==> flow/design.v <==
module cla32(input [31:0]a, input [31:0]b,output [32:0]out);
wire [1:0]w[0:32], L1[0:31], L2[0:31], L3[0:31], L4[0:31],L5[0:31];
wire L6[31:0];
genvar q;
generate    for(q=0; q<=31; q=q+1) begin
                  current_status s(.a(a[q]),.b(b[q]),.t(w[q+1]));
            end
endgenerate
assign w[0] = 0;
generate    for(q=0;q<=30;q=q+1) begin
                  look_ahead l(.s(w[31-q]),.f(w[30-q]),.o(L1[q]));
            end
endgenerate
assign L1[31] = w[0];
generate    for(q=0;q<=29;q=q+1) begin
                  look_ahead l(.s(L1[q]),.f(L1[q+2]),.o(L2[q]));
            end
endgenerate
assign L2[30] = L1[30];
assign L2[31] = L1[31];
generate    for(q=0;q<=27;q=q+1) begin
                  look_ahead l(.s(L2[q]),.f(L2[q+4]),.o(L3[q]));
            end
endgenerate
assign {L3[28], L3[29], L3[30], L3[31]} = {L2[28], L2[29], L2[30], L2[31]};
generate    for(q=0;q<=23;q=q+1) begin
                  look_ahead l(.s(L3[q]),.f(L3[q+8]),.o(L4[q]));
            end
endgenerate
generate    for(q=24;q<=31;q=q+1) begin
                  assign L4[q] = L3[q];
            end
endgenerate
generate    for(q=0;q<=15;q=q+1) begin
                  look_ahead l(.s(L4[q]),.f(L4[q+16]),.o(L5[q]));
            end
endgenerate
generate    for(q=16;q<=31;q=q+1) begin
                  assign L5[q] = L4[q];
            end
endgenerate
generate    for(q=0;q<=31;q=q+1) begin
                  assign L6[q] = a[q] ^ b[q] ^ L5[31-q][0];
            end
endgenerate
generate    for(q=0;q<=31;q=q+1) begin
                  assign out[q] = L6[q];
            end
            assign out[32] = w[0];
endgenerate
endmodule
module current_status(input a,input b,output [1:0]t);
      assign {t[0],t[1]} = {a || b , a && b};
endmodule
module look_ahead(input [1:0]s, input [1:0]f,output [1:0]o);
      assign o[1] = (s[1] & s[0] & !f[1]) | (s[0] & f[1] & f[0]);
      assign o[0] = (s[1] & s[0] & !f[1] & !f[0]) | (f[0] & s[0]);
endmodule
module wallace_mul(input [15:0] a, input [15:0] b, output [32:0] out, input clk);
wire [30:0] m[0:15];
reg [30:0] m15_1,m15_2,m15_3;
reg [30:0] u[14:0];
reg [31:0] v[14:0];
reg [31:0] v10_1,v12_2,v12_1;
reg [31:0] temp;
reg [31:0] temp_v;
genvar q,k,i,j;
assign m[0] = b[0] == 0 ? 31'b0 : {15'b0,a};
assign m[1] = b[1] == 0 ? 31'b0 : {14'b0,a,1'b0};
assign m[2] = b[2] == 0 ? 31'b0 : {13'b0,a,2'b0};
assign m[3] = b[3] == 0 ? 31'b0 : {12'b0,a,3'b0};
assign m[4] = b[4] == 0 ? 31'b0 : {11'b0,a,4'b0};
assign m[5] = b[5] == 0 ? 31'b0 : {10'b0,a,5'b0};
assign m[6] = b[6] == 0 ? 31'b0 : {9'b0,a,6'b0};
assign m[7] = b[7] == 0 ? 31'b0 : {8'b0,a,7'b0};
assign m[8] = b[8] == 0 ? 31'b0 : {7'b0,a,8'b0};
assign m[9] = b[9] == 0 ? 31'b0 : {6'b0,a,9'b0};
assign m[10] = b[10] == 0 ? 31'b0 : {5'b0,a,10'b0};
assign m[11] = b[11] == 0 ? 31'b0 : {4'b0,a,11'b0};
assign m[12] = b[12] == 0 ? 31'b0 : {3'b0,a,12'b0};
assign m[13] = b[13] == 0 ? 31'b0 : {2'b0,a,13'b0};
assign m[14] = b[14] == 0 ? 31'b0 : {1'b0,a,14'b0};
assign m[15] = b[15] == 0 ? 31'b0 : {a,15'b0};
generate    for(q=0; q<=14; q=q+1) begin
                  always @ ( posedge clk )
                        v[q][0] <= 0;
            end
endgenerate
generate    for(k=0; k<=12; k=k+3) begin
                  for(q=0; q<=30; q=q+1) begin
                  always @ ( posedge clk ) begin
                        u[k][q] <= m[k][q] ^ m[k+1][q] ^ m[k+2][q];
                        v[k][q+1] <= m[k][q] && m[k+1][q] || m[k+2][q] && ( m[k][q] || m[k+1][q] );
                  end
                  end
            end
            always @ ( posedge clk )
                  m15_1 <= m[15];
            for(q=0; q<=30; q=q+1) begin
            always @ ( posedge clk ) begin
                        u[1][q] <= u[0][q] ^ v[0][q] ^ u[3][q];
                        v[1][q+1] <= u[0][q] && v[0][q] || u[3][q] && ( u[0][q] || v[0][q] );
            end
            end
            for(q=0; q<=30; q=q+1) begin
            always @ ( posedge clk ) begin
                        u[2][q] <= u[6][q] ^ v[6][q] ^ v[3][q];
                        v[2][q+1] <= u[6][q] && v[6][q] || v[3][q] && ( u[6][q] || v[6][q] );
            end
            end
            for(q=0; q<=30; q=q+1) begin
            always @ ( posedge clk ) begin
                  u[4][q] <= u[9][q] ^ v[9][q] ^ u[12][q];
                  v[4][q+1] <= u[9][q] && v[9][q] || u[12][q] && ( u[9][q] || v[9][q] );
            end
            end
            always @ ( posedge clk ) begin
                  m15_2 <= m15_1;
                  v12_1 <= v[12];
            end
            for(q=0; q<=30; q=q+1) begin
            always @ ( posedge clk ) begin
                  u[5][q] <= u[1][q] ^ v[1][q] ^ u[2][q];
                  v[5][q+1] <= u[1][q] && v[1][q] || u[2][q] && ( u[1][q] || v[1][q] );
            end
            end
            for(q=0; q<=30; q=q+1) begin
            always @ ( posedge clk ) begin
                  u[7][q] <= u[4][q] ^ v[4][q] ^ v[2][q];
                  v[7][q+1] <= u[4][q] && v[4][q] || v[2][q] && ( u[4][q] || v[4][q] );
            end
            end
            always @ ( posedge clk ) begin
                  m15_3 <= m15_2;
                  v12_2 <= v12_1;
            end
            for(q=0; q<=30; q=q+1) begin
            always @ ( posedge clk ) begin
                  u[8][q] <= u[5][q] ^ v[5][q] ^ u[7][q];
                  v[8][q+1] <= u[5][q] && v[5][q] || u[7][q] && ( u[5][q] || v[5][q] );
            end
            end
            for(q=0; q<=30; q=q+1) begin
            always @ ( posedge clk ) begin
                  u[10][q] <= m15_3[q] ^ v12_2[q] ^ v[7][q];
                  v[10][q+1] <= m15_3[q] && v12_2[q] || v[7][q] && ( m15_3[q] || v12_2[q] );
            end
            end
            for(q=0; q<=30; q=q+1) begin
            always @ ( posedge clk ) begin
                  u[11][q] <= u[8][q] ^ v[8][q] ^ u[10][q];
                  v[11][q+1] <= u[8][q] && v[8][q] || u[10][q] && ( u[8][q] || v[8][q] );
            end
            end
            always @ ( posedge clk )
                  v10_1 <= v[10];
            for(q=0; q<=30; q=q+1) begin
            always @ ( posedge clk ) begin
                  u[13][q] <= u[11][q] ^ v[11][q] ^ v10_1[q];
                  v[13][q+1] <= u[11][q] && v[11][q] || v10_1[q] && ( u[11][q] || v[11][q] );
            end
            end
endgenerate
always @ ( posedge clk ) begin
      temp <= {1'b0,u[13]};
      temp_v <= v[13];
end
cla32 object(.a(temp),.b(temp_v),.out(out));
endmodule
# [Reports on wallace_mul]
# What the tools print for wallace_mul, step after step.
# Lines are those of the file above, counted from 1.
# Operators carry their Yosys type and port widths (W data, S select, Z words).
# Library cell names are shortened.
# A cell with -- has no value.
[setup] design="wallace_mul" clk_port="clk" cell_library="sky130hd" pvt_corner="tt_025C_1v80"

# [Elaborated design]
# Source: Yosys, flattened and elaborated. Widths are those after wreduce; folded enables and synchronous resets count as part of the registers. Registers that Yosys merges into a memory's read port (data or address) are not register bits. Print and check cells do not count.
[bits] ff_bits=1094 latchBits=0 mem_bits_rw=0 romBits=0 clocked_rd_ports_x_width=0 memories=0 in_bits=33 out_inout_bits=33 wordCells=4585
[classes] addsub=0 multipliers=0 n_div=0 compare=0 equal=0 n_shift=0 n_mux=15 logic=1797 reduce_and_logical=1913
[op_table] operator="$xor A1 B1 Y1" n=830
[op_table] operator="$logic_or A1 B1 Y1" n=807
[op_table] operator="$logic_and A1 B1 Y1" n=785
[op_table] operator="$and A1 B1 Y1" n=670
[op_table] operator="$or A1 B1 Y1" n=217
[op_table] operator="$logic_not A1 Y1" n=211
[op_table] operator="$xor A1 B1 Y1 const AB" n=40
[op_table] operator="$xor A1 B1 Y1 const B" n=35
[op_table] operator="$logic_and A1 B1 Y1 const A" n=35
[op_table] operator="$logic_and A1 B1 Y1 const AB" n=35
[op_table] operator="$logic_or A1 B1 Y1 const AB" n=35
[op_table] operator="$mux W30" n=1
[op_table] operator="$mux W29" n=1
[op_table] operator="$mux W28" n=1
[op_table] operator="$mux W27" n=1
[op_table] operator="$mux W26" n=1
[op_table] operator="$mux W25" n=1
[op_table] operator="$mux W24" n=1
[op_table] operator="$mux W23" n=1
[op_table] operator="$mux W22" n=1
[op_table] operator="$mux W21" n=1
[op_table] operator="$mux W20" n=1
[op_table] operator="$mux W19" n=1
[op_table] operator="$mux W18" n=1
[op_table] operator="$mux W17" n=1
[op_table] operator="$mux W16" n=1
[op_table] operator="$xor A1 B1 Y1 const A" n=5
[op_table] operator="$logic_or A1 B1 Y1 const A" n=5

# [Longest topological paths]
# Longest topological path by Yosys (ltp), each cell counted once; first at word level (registers and memories cut), then after technology mapping (sequential cells cut; the memories' decode and read muxes count).
[depth] word_depth=22 abc_area=0 mapped_depth=11 mapped_depth_nobuf=9

# [Synthesis result]
# Yosys stat after the flow's synthesis: flattened, memories mapped to cells. It holds for the ABC_AREA given above (unset counts as 0); a run with the other value may have another netlist.
[types] type="dfxtp_1" n=716 type_area_um2=1.43E+04
[types] type="fa_1" n=200 type_area_um2=4003.84
[types] type="and2_1" n=261 type_area_um2=1.63E+03
[types] type="ha_1" n=112 type_area_um2=1.4E+03
[types] type="buf_4" n=33 type_area_um2=247.738
[types] type="inv_1" n=55 type_area_um2=206.448
[types] type="nand2b_1" n=29 type_area_um2=181.424
[types] type="a21oi_1" n=28 type_area_um2=140.134
[types] type="nor2b_1" n=22 type_area_um2=137.632
[types] type="clkbuf_1" n=35 type_area_um2=131.376
[types] type="nor2_1" n=35 type_area_um2=131.376
[types] type="xnor2_1" n=14 type_area_um2=122.618
[types] type="o21ai_0" n=16 type_area_um2=80.077
[types] type="xor2_1" n=9 type_area_um2=78.826
[types] type="a21o_1" n=9 type_area_um2=67.565
[types] type="a221oi_1" n=7 type_area_um2=61.309
[types] type="a211oi_1" n=8 type_area_um2=60.058
[types] type="mux2i_1" n=6 type_area_um2=60.058
# Not listed: further types 51, cells in them 119.
[mapped] cell_count=1714 synth_area_mm2=0.023968 seqArea_mm2=0.0143337 flip_flops=716 buffers=71
# By module: a second synthesis without flattening, with its own total; a netlist apart from the flattened one above.
[unflattened] cells_unflattened=1902 hier_area_mm2=0.0261851
# Rows give one instance, submodules left out.
[modules] module="wallace_mul" n_inst=1 n_cells=1258 mod_area_mm2=0.0208875 mod_seq_area_mm2=0.0143337
[modules] module="look_ahead" n_inst=129 n_cells=4 mod_area_mm2=0.00003 mod_seq_area_mm2=0
[modules] module="cla32" n_inst=1 n_cells=66 mod_area_mm2=0.0009972 mod_seq_area_mm2=0
[modules] module="current_status" n_inst=31 n_cells=2 mod_area_mm2=0.0000138 mod_seq_area_mm2=0

# [Path before layout]
# Source: OpenSTA report_checks on the synthesized netlist (no wires, ideal clock, input and output delay 20% of the period each), path of least setup slack; recovery checks are left aside. Register names are those of the netlist, which keeps one name where synthesis merged equal registers.
[synth_path] kind="reg2out" from="reg temp[11]" to="out out[25]" tclk_ns=4.4 output_delay_ns=0.880 t_first_pin_ns=0.000 t_arrival_ns=2.177 t_required_ns=3.520 setup_slack_ns=1.343 delay_ns=2.177 stages=12 path_buffers=2 synth_period_reached_ns=3.057
# "delay_ns" is the arrival time less input delay plus setup time.
# A path that ends at an output port has no setup time.
# "stages" counts driving pins, that of a launching flip-flop among them; a cell with two outputs on the path counts twice.
# "synth_period_reached_ns" = period - worst setup slack (recovery checks aside). The figure is calculated, with input and output delays left at 20% of the set period.
# Between the ends stands the longest chain of elaborated cells between them, by number of cells; it is not shown to be the way that was timed. Of several equally long chains one is given.
# A line is the first line of the expression or statement that the cell stems from. Yosys adds cells for indexed reads and writes and turns some case tables into memories.
[synth_between] path_cell_list="dfxtp_1 -> inv_1 -> ha_1 -> buf_6 -> or2_0 -> a221o_1 -> a221oi_4 -> nor2_1 -> a311oi_1 -> o21ai_1 -> xnor2_1 -> buf_4" elab_chain_len=20 cone_cells=43 classes_between="35 x logic; 8 x reduce/logical"
[synth_rtl] element="start: assignment" line=165 rtl="temp <= {1'b0,u[13]};"
[synth_rtl] element="$logic_and A1 B1 Y1" line=53 rtl="assign {t[0],t[1]} = {a || b , a && b};"
[synth_rtl] element="$logic_not A1 Y1" line=57 rtl="assign o[0] = (s[1] & s[0] & !f[1] & !f[0]) | (f[0] & s[0]);"
[synth_rtl] element="$and A1 B1 Y1 (2 in a row)" line=57
[synth_rtl] element="$or A1 B1 Y1" line=57
[synth_rtl] element="$and A1 B1 Y1 (2 in a row)" line=56 rtl="assign o[1] = (s[1] & s[0] & !f[1]) | (s[0] & f[1] & f[0]);"
[synth_rtl] element="$or A1 B1 Y1" line=56
[synth_rtl] element="$logic_not A1 Y1" line=56
[synth_rtl] element="$and A1 B1 Y1" line=56
[synth_rtl] element="$or A1 B1 Y1" line=56
[synth_rtl] element="$logic_not A1 Y1" line=57
[synth_rtl] element="$and A1 B1 Y1 (2 in a row)" line=57
[synth_rtl] element="$or A1 B1 Y1" line=57
[synth_rtl] element="$and A1 B1 Y1 (3 in a row)" line=57
[synth_rtl] element="$or A1 B1 Y1" line=57
[synth_rtl] element="$xor A1 B1 Y1" line=43 rtl="assign L6[q] = a[q] ^ b[q] ^ L5[31-q][0];"
[synth_rtl] element="end: declaration" line=59 rtl="module wallace_mul(input [15:0] a, input [15:0] b, output [32:0] out, input clk);"
# Some nets on the timed path still bear RTL names; the line given drives or declares the net.
[synth_named_nets] signal="object.L6[25][0]" line=43

# [Timing after layout]
# Path of least setup slack in the final report of job 1 (OpenROAD, finished layout, wires in). Where an end is a register, its clock arrival counts in the times.
[layout_path] kind="reg2out" from="reg temp[19]" to="out out[30]" tclk_ns=4.4 output_delay_ns=0.88 t_first_pin_ns=0.59 t_arrival_ns=3.45 t_required_ns=3.52 setup_slack_ns=0.07 stages=10 path_buffers=1
# Between the ends stands the longest chain of elaborated cells between them, by number of cells; it is not shown to be the way that was timed. Of several equally long chains one is given.
[layout_between] path_cell_list="dfxtp_1 -> ha_1 -> or2_1 -> a221oi_2 -> a21oi_1 -> mux2i_2 -> o21ai_2 -> a21oi_2 -> xor2_1 -> clkdlybuf4s50_1" elab_chain_len=20 cone_cells=42 classes_between="36 x logic; 6 x reduce/logical"
[layout_rtl] element="start: assignment" line=165 rtl="temp <= {1'b0,u[13]};"
[layout_rtl] element="$logic_and A1 B1 Y1" line=53 rtl="assign {t[0],t[1]} = {a || b , a && b};"
[layout_rtl] element="$and A1 B1 Y1 (2 in a row)" line=56 rtl="assign o[1] = (s[1] & s[0] & !f[1]) | (s[0] & f[1] & f[0]);"
[layout_rtl] element="$or A1 B1 Y1" line=56
[layout_rtl] element="$logic_not A1 Y1" line=57 rtl="assign o[0] = (s[1] & s[0] & !f[1] & !f[0]) | (f[0] & s[0]);"
[layout_rtl] element="$and A1 B1 Y1 (2 in a row)" line=57
[layout_rtl] element="$or A1 B1 Y1" line=57
[layout_rtl] element="$and A1 B1 Y1 (2 in a row)" line=56
[layout_rtl] element="$or A1 B1 Y1" line=56
[layout_rtl] element="$logic_not A1 Y1" line=57
[layout_rtl] element="$and A1 B1 Y1 (2 in a row)" line=57
[layout_rtl] element="$or A1 B1 Y1" line=57
[layout_rtl] element="$and A1 B1 Y1 (3 in a row)" line=57
[layout_rtl] element="$or A1 B1 Y1" line=57
[layout_rtl] element="$xor A1 B1 Y1" line=43 rtl="assign L6[q] = a[q] ^ b[q] ^ L5[31-q][0];"
[layout_rtl] element="end: declaration" line=59 rtl="module wallace_mul(input [15:0] a, input [15:0] b, output [32:0] out, input clk);"

Memo
Re: implementation data of wallace_mul

Measured data: module wallace_mul, platform sky130hd, 3 stored runs of the flow under differing settings, order arbitrary. Input and output delays are each 20% of the period that was set; the output load is 0.01 pF.
"timing.achieved_period_ns" = clock period - worst setup slack. The figure is calculated, with input and output delays left at 20% of the set period.
By "worst_path_ns" is meant the share of the clock period that the worst setup path is allowed (20% is reserved at inputs, 20% at outputs), minus its slack. Clock arrival times at its registers enter into it.
"design_power_mw" rests on the timing tool's default activity at the inputs, not on a simulated workload.

[flow] job 1: files
==> flow/run.sh <==
#!/bin/bash
# the make line also repeats the synthesis and layout settings of config.mk as NAME=value (left out here)
make -C /OpenROAD-flow-scripts/flow DESIGN_CONFIG=/design/flow/config.mk WORK_HOME=/design/flow/orfs CLKGATE_MAP_FILE= finish
==> flow/config.mk <==
export PLATFORM = sky130hd
export DESIGN_NAME = wallace_mul
export DESIGN_NICKNAME = wallace_mul
export VERILOG_FILES = /design/flow/design.v
export SDC_FILE = /design/flow/constraint.sdc
export NUM_CORES = 4
export LEC_CHECK = 0
export ABC_AREA = 0
export CAP_MARGIN = 0
export CORE_MARGIN = 3
export CORE_UTILIZATION = 17
export GPL_ROUTABILITY_DRIVEN = 0
export HOLD_SLACK_MARGIN = -0.01
export MAX_ROUTING_LAYER = met4
export PLACE_DENSITY = 0.47
export SLEW_MARGIN = 40
==> flow/constraint.sdc <==
create_clock -name core_clock -period 4.4 [get_ports {clk}]
set_input_delay 0.8800 -clock core_clock [delete_from_list [all_inputs] [get_ports {clk}]]
set_output_delay 0.8800 -clock core_clock [all_outputs]
set_load 0.01 [all_outputs]

[flow] job 1: metrics
[metrics] timing.achieved_period_ns = 4.328
[metrics] tns_setup_ns = 0.000
[metrics] worst_path_ns = 3.45
[metrics] path_kind = reg2out
[metrics] fin_hold_ws_ns = 0.306
[metrics] die_footprint_mm2 = 0.145531
[metrics] post_route_stdcell_area_mm2 = 0.0290616
[metrics] design_power_mw = 19.249
[metrics] synth_area_mm2 = 0.023968
[metrics] worst_setup_slack_ns = 0.072
[metrics] util_frac = 0.208

[flow] job 2: files
==> flow/run.sh <==
#!/bin/bash
# the make line also repeats the synthesis and layout settings of config.mk as NAME=value (left out here)
make -C /OpenROAD-flow-scripts/flow DESIGN_CONFIG=/design/flow/config.mk WORK_HOME=/design/flow/orfs CLKGATE_MAP_FILE= finish
==> flow/config.mk <==
export PLATFORM = sky130hd
export DESIGN_NAME = wallace_mul
export DESIGN_NICKNAME = wallace_mul
export VERILOG_FILES = /design/flow/design.v
export SDC_FILE = /design/flow/constraint.sdc
export NUM_CORES = 4
export LEC_CHECK = 0
export CAP_MARGIN = 0
export CELL_PAD_IN_SITES_GLOBAL_PLACEMENT = 3
export CORE_ASPECT_RATIO = 1.06
export CORE_MARGIN = 2
export CORE_UTILIZATION = 40
export CTS_CLUSTER_DIAMETER = 136
export MAX_ROUTING_LAYER = met4
export PLACE_DENSITY_LB_ADDON = 0.19
export SETUP_SLACK_MARGIN = 0.2
export SLEW_MARGIN = 10
export TNS_END_PERCENT = 65
==> flow/constraint.sdc <==
create_clock -name core_clock -period 3.71 [get_ports {clk}]
set_input_delay 0.7420 -clock core_clock [delete_from_list [all_inputs] [get_ports {clk}]]
set_output_delay 0.7420 -clock core_clock [all_outputs]
set_load 0.01 [all_outputs]

[flow] job 2: metrics
[metrics] fin_hold_ws_ns = 0.315
[metrics] worst_setup_slack_ns = -0.030
[metrics] post_route_stdcell_area_mm2 = 0.0287676
[metrics] tns_setup_ns = -0.045
[metrics] worst_path_ns = 3.00
[metrics] path_kind = reg2out
[metrics] util_frac = 0.484
[metrics] timing.achieved_period_ns = 3.740
[metrics] die_footprint_mm2 = 0.0618941
[metrics] synth_area_mm2 = 0.023968
[metrics] design_power_mw = 23.816

[flow] job 3: files
==> flow/run.sh <==
#!/bin/bash
# the make line also repeats the synthesis and layout settings of config.mk as NAME=value (left out here)
make -C /OpenROAD-flow-scripts/flow DESIGN_CONFIG=/design/flow/config.mk WORK_HOME=/design/flow/orfs CLKGATE_MAP_FILE= finish
==> flow/config.mk <==
export PLATFORM = sky130hd
export DESIGN_NAME = wallace_mul
export DESIGN_NICKNAME = wallace_mul
export VERILOG_FILES = /design/flow/design.v
export SDC_FILE = /design/flow/constraint.sdc
export NUM_CORES = 4
export LEC_CHECK = 0
export ABC_AREA = 1
export CAP_MARGIN = 20
export CORE_ASPECT_RATIO = 0.97
export CORE_MARGIN = 2
export CORE_UTILIZATION = 38
export MIN_ROUTING_LAYER = met1
export PLACE_DENSITY_LB_ADDON = 0.22
export SETUP_SLACK_MARGIN = -0.03
export SLEW_MARGIN = 20
==> flow/constraint.sdc <==
create_clock -name core_clock -period 2.94 [get_ports {clk}]
set_input_delay 0.5880 -clock core_clock [delete_from_list [all_inputs] [get_ports {clk}]]
set_output_delay 0.5880 -clock core_clock [all_outputs]
set_load 0.01 [all_outputs]

[flow] job 3: metrics
[metrics] synth_area_mm2 = 0.0247988
[metrics] util_frac = 0.474
[metrics] timing.achieved_period_ns = 3.086
[metrics] die_footprint_mm2 = 0.0673199
[metrics] design_power_mw = 31.161
[metrics] worst_setup_slack_ns = -0.146
[metrics] worst_path_ns = 2.50
[metrics] path_kind = reg2out
[metrics] fin_hold_ws_ns = 0.306
[metrics] tns_setup_ns = -0.924
[metrics] post_route_stdcell_area_mm2 = 0.0307232
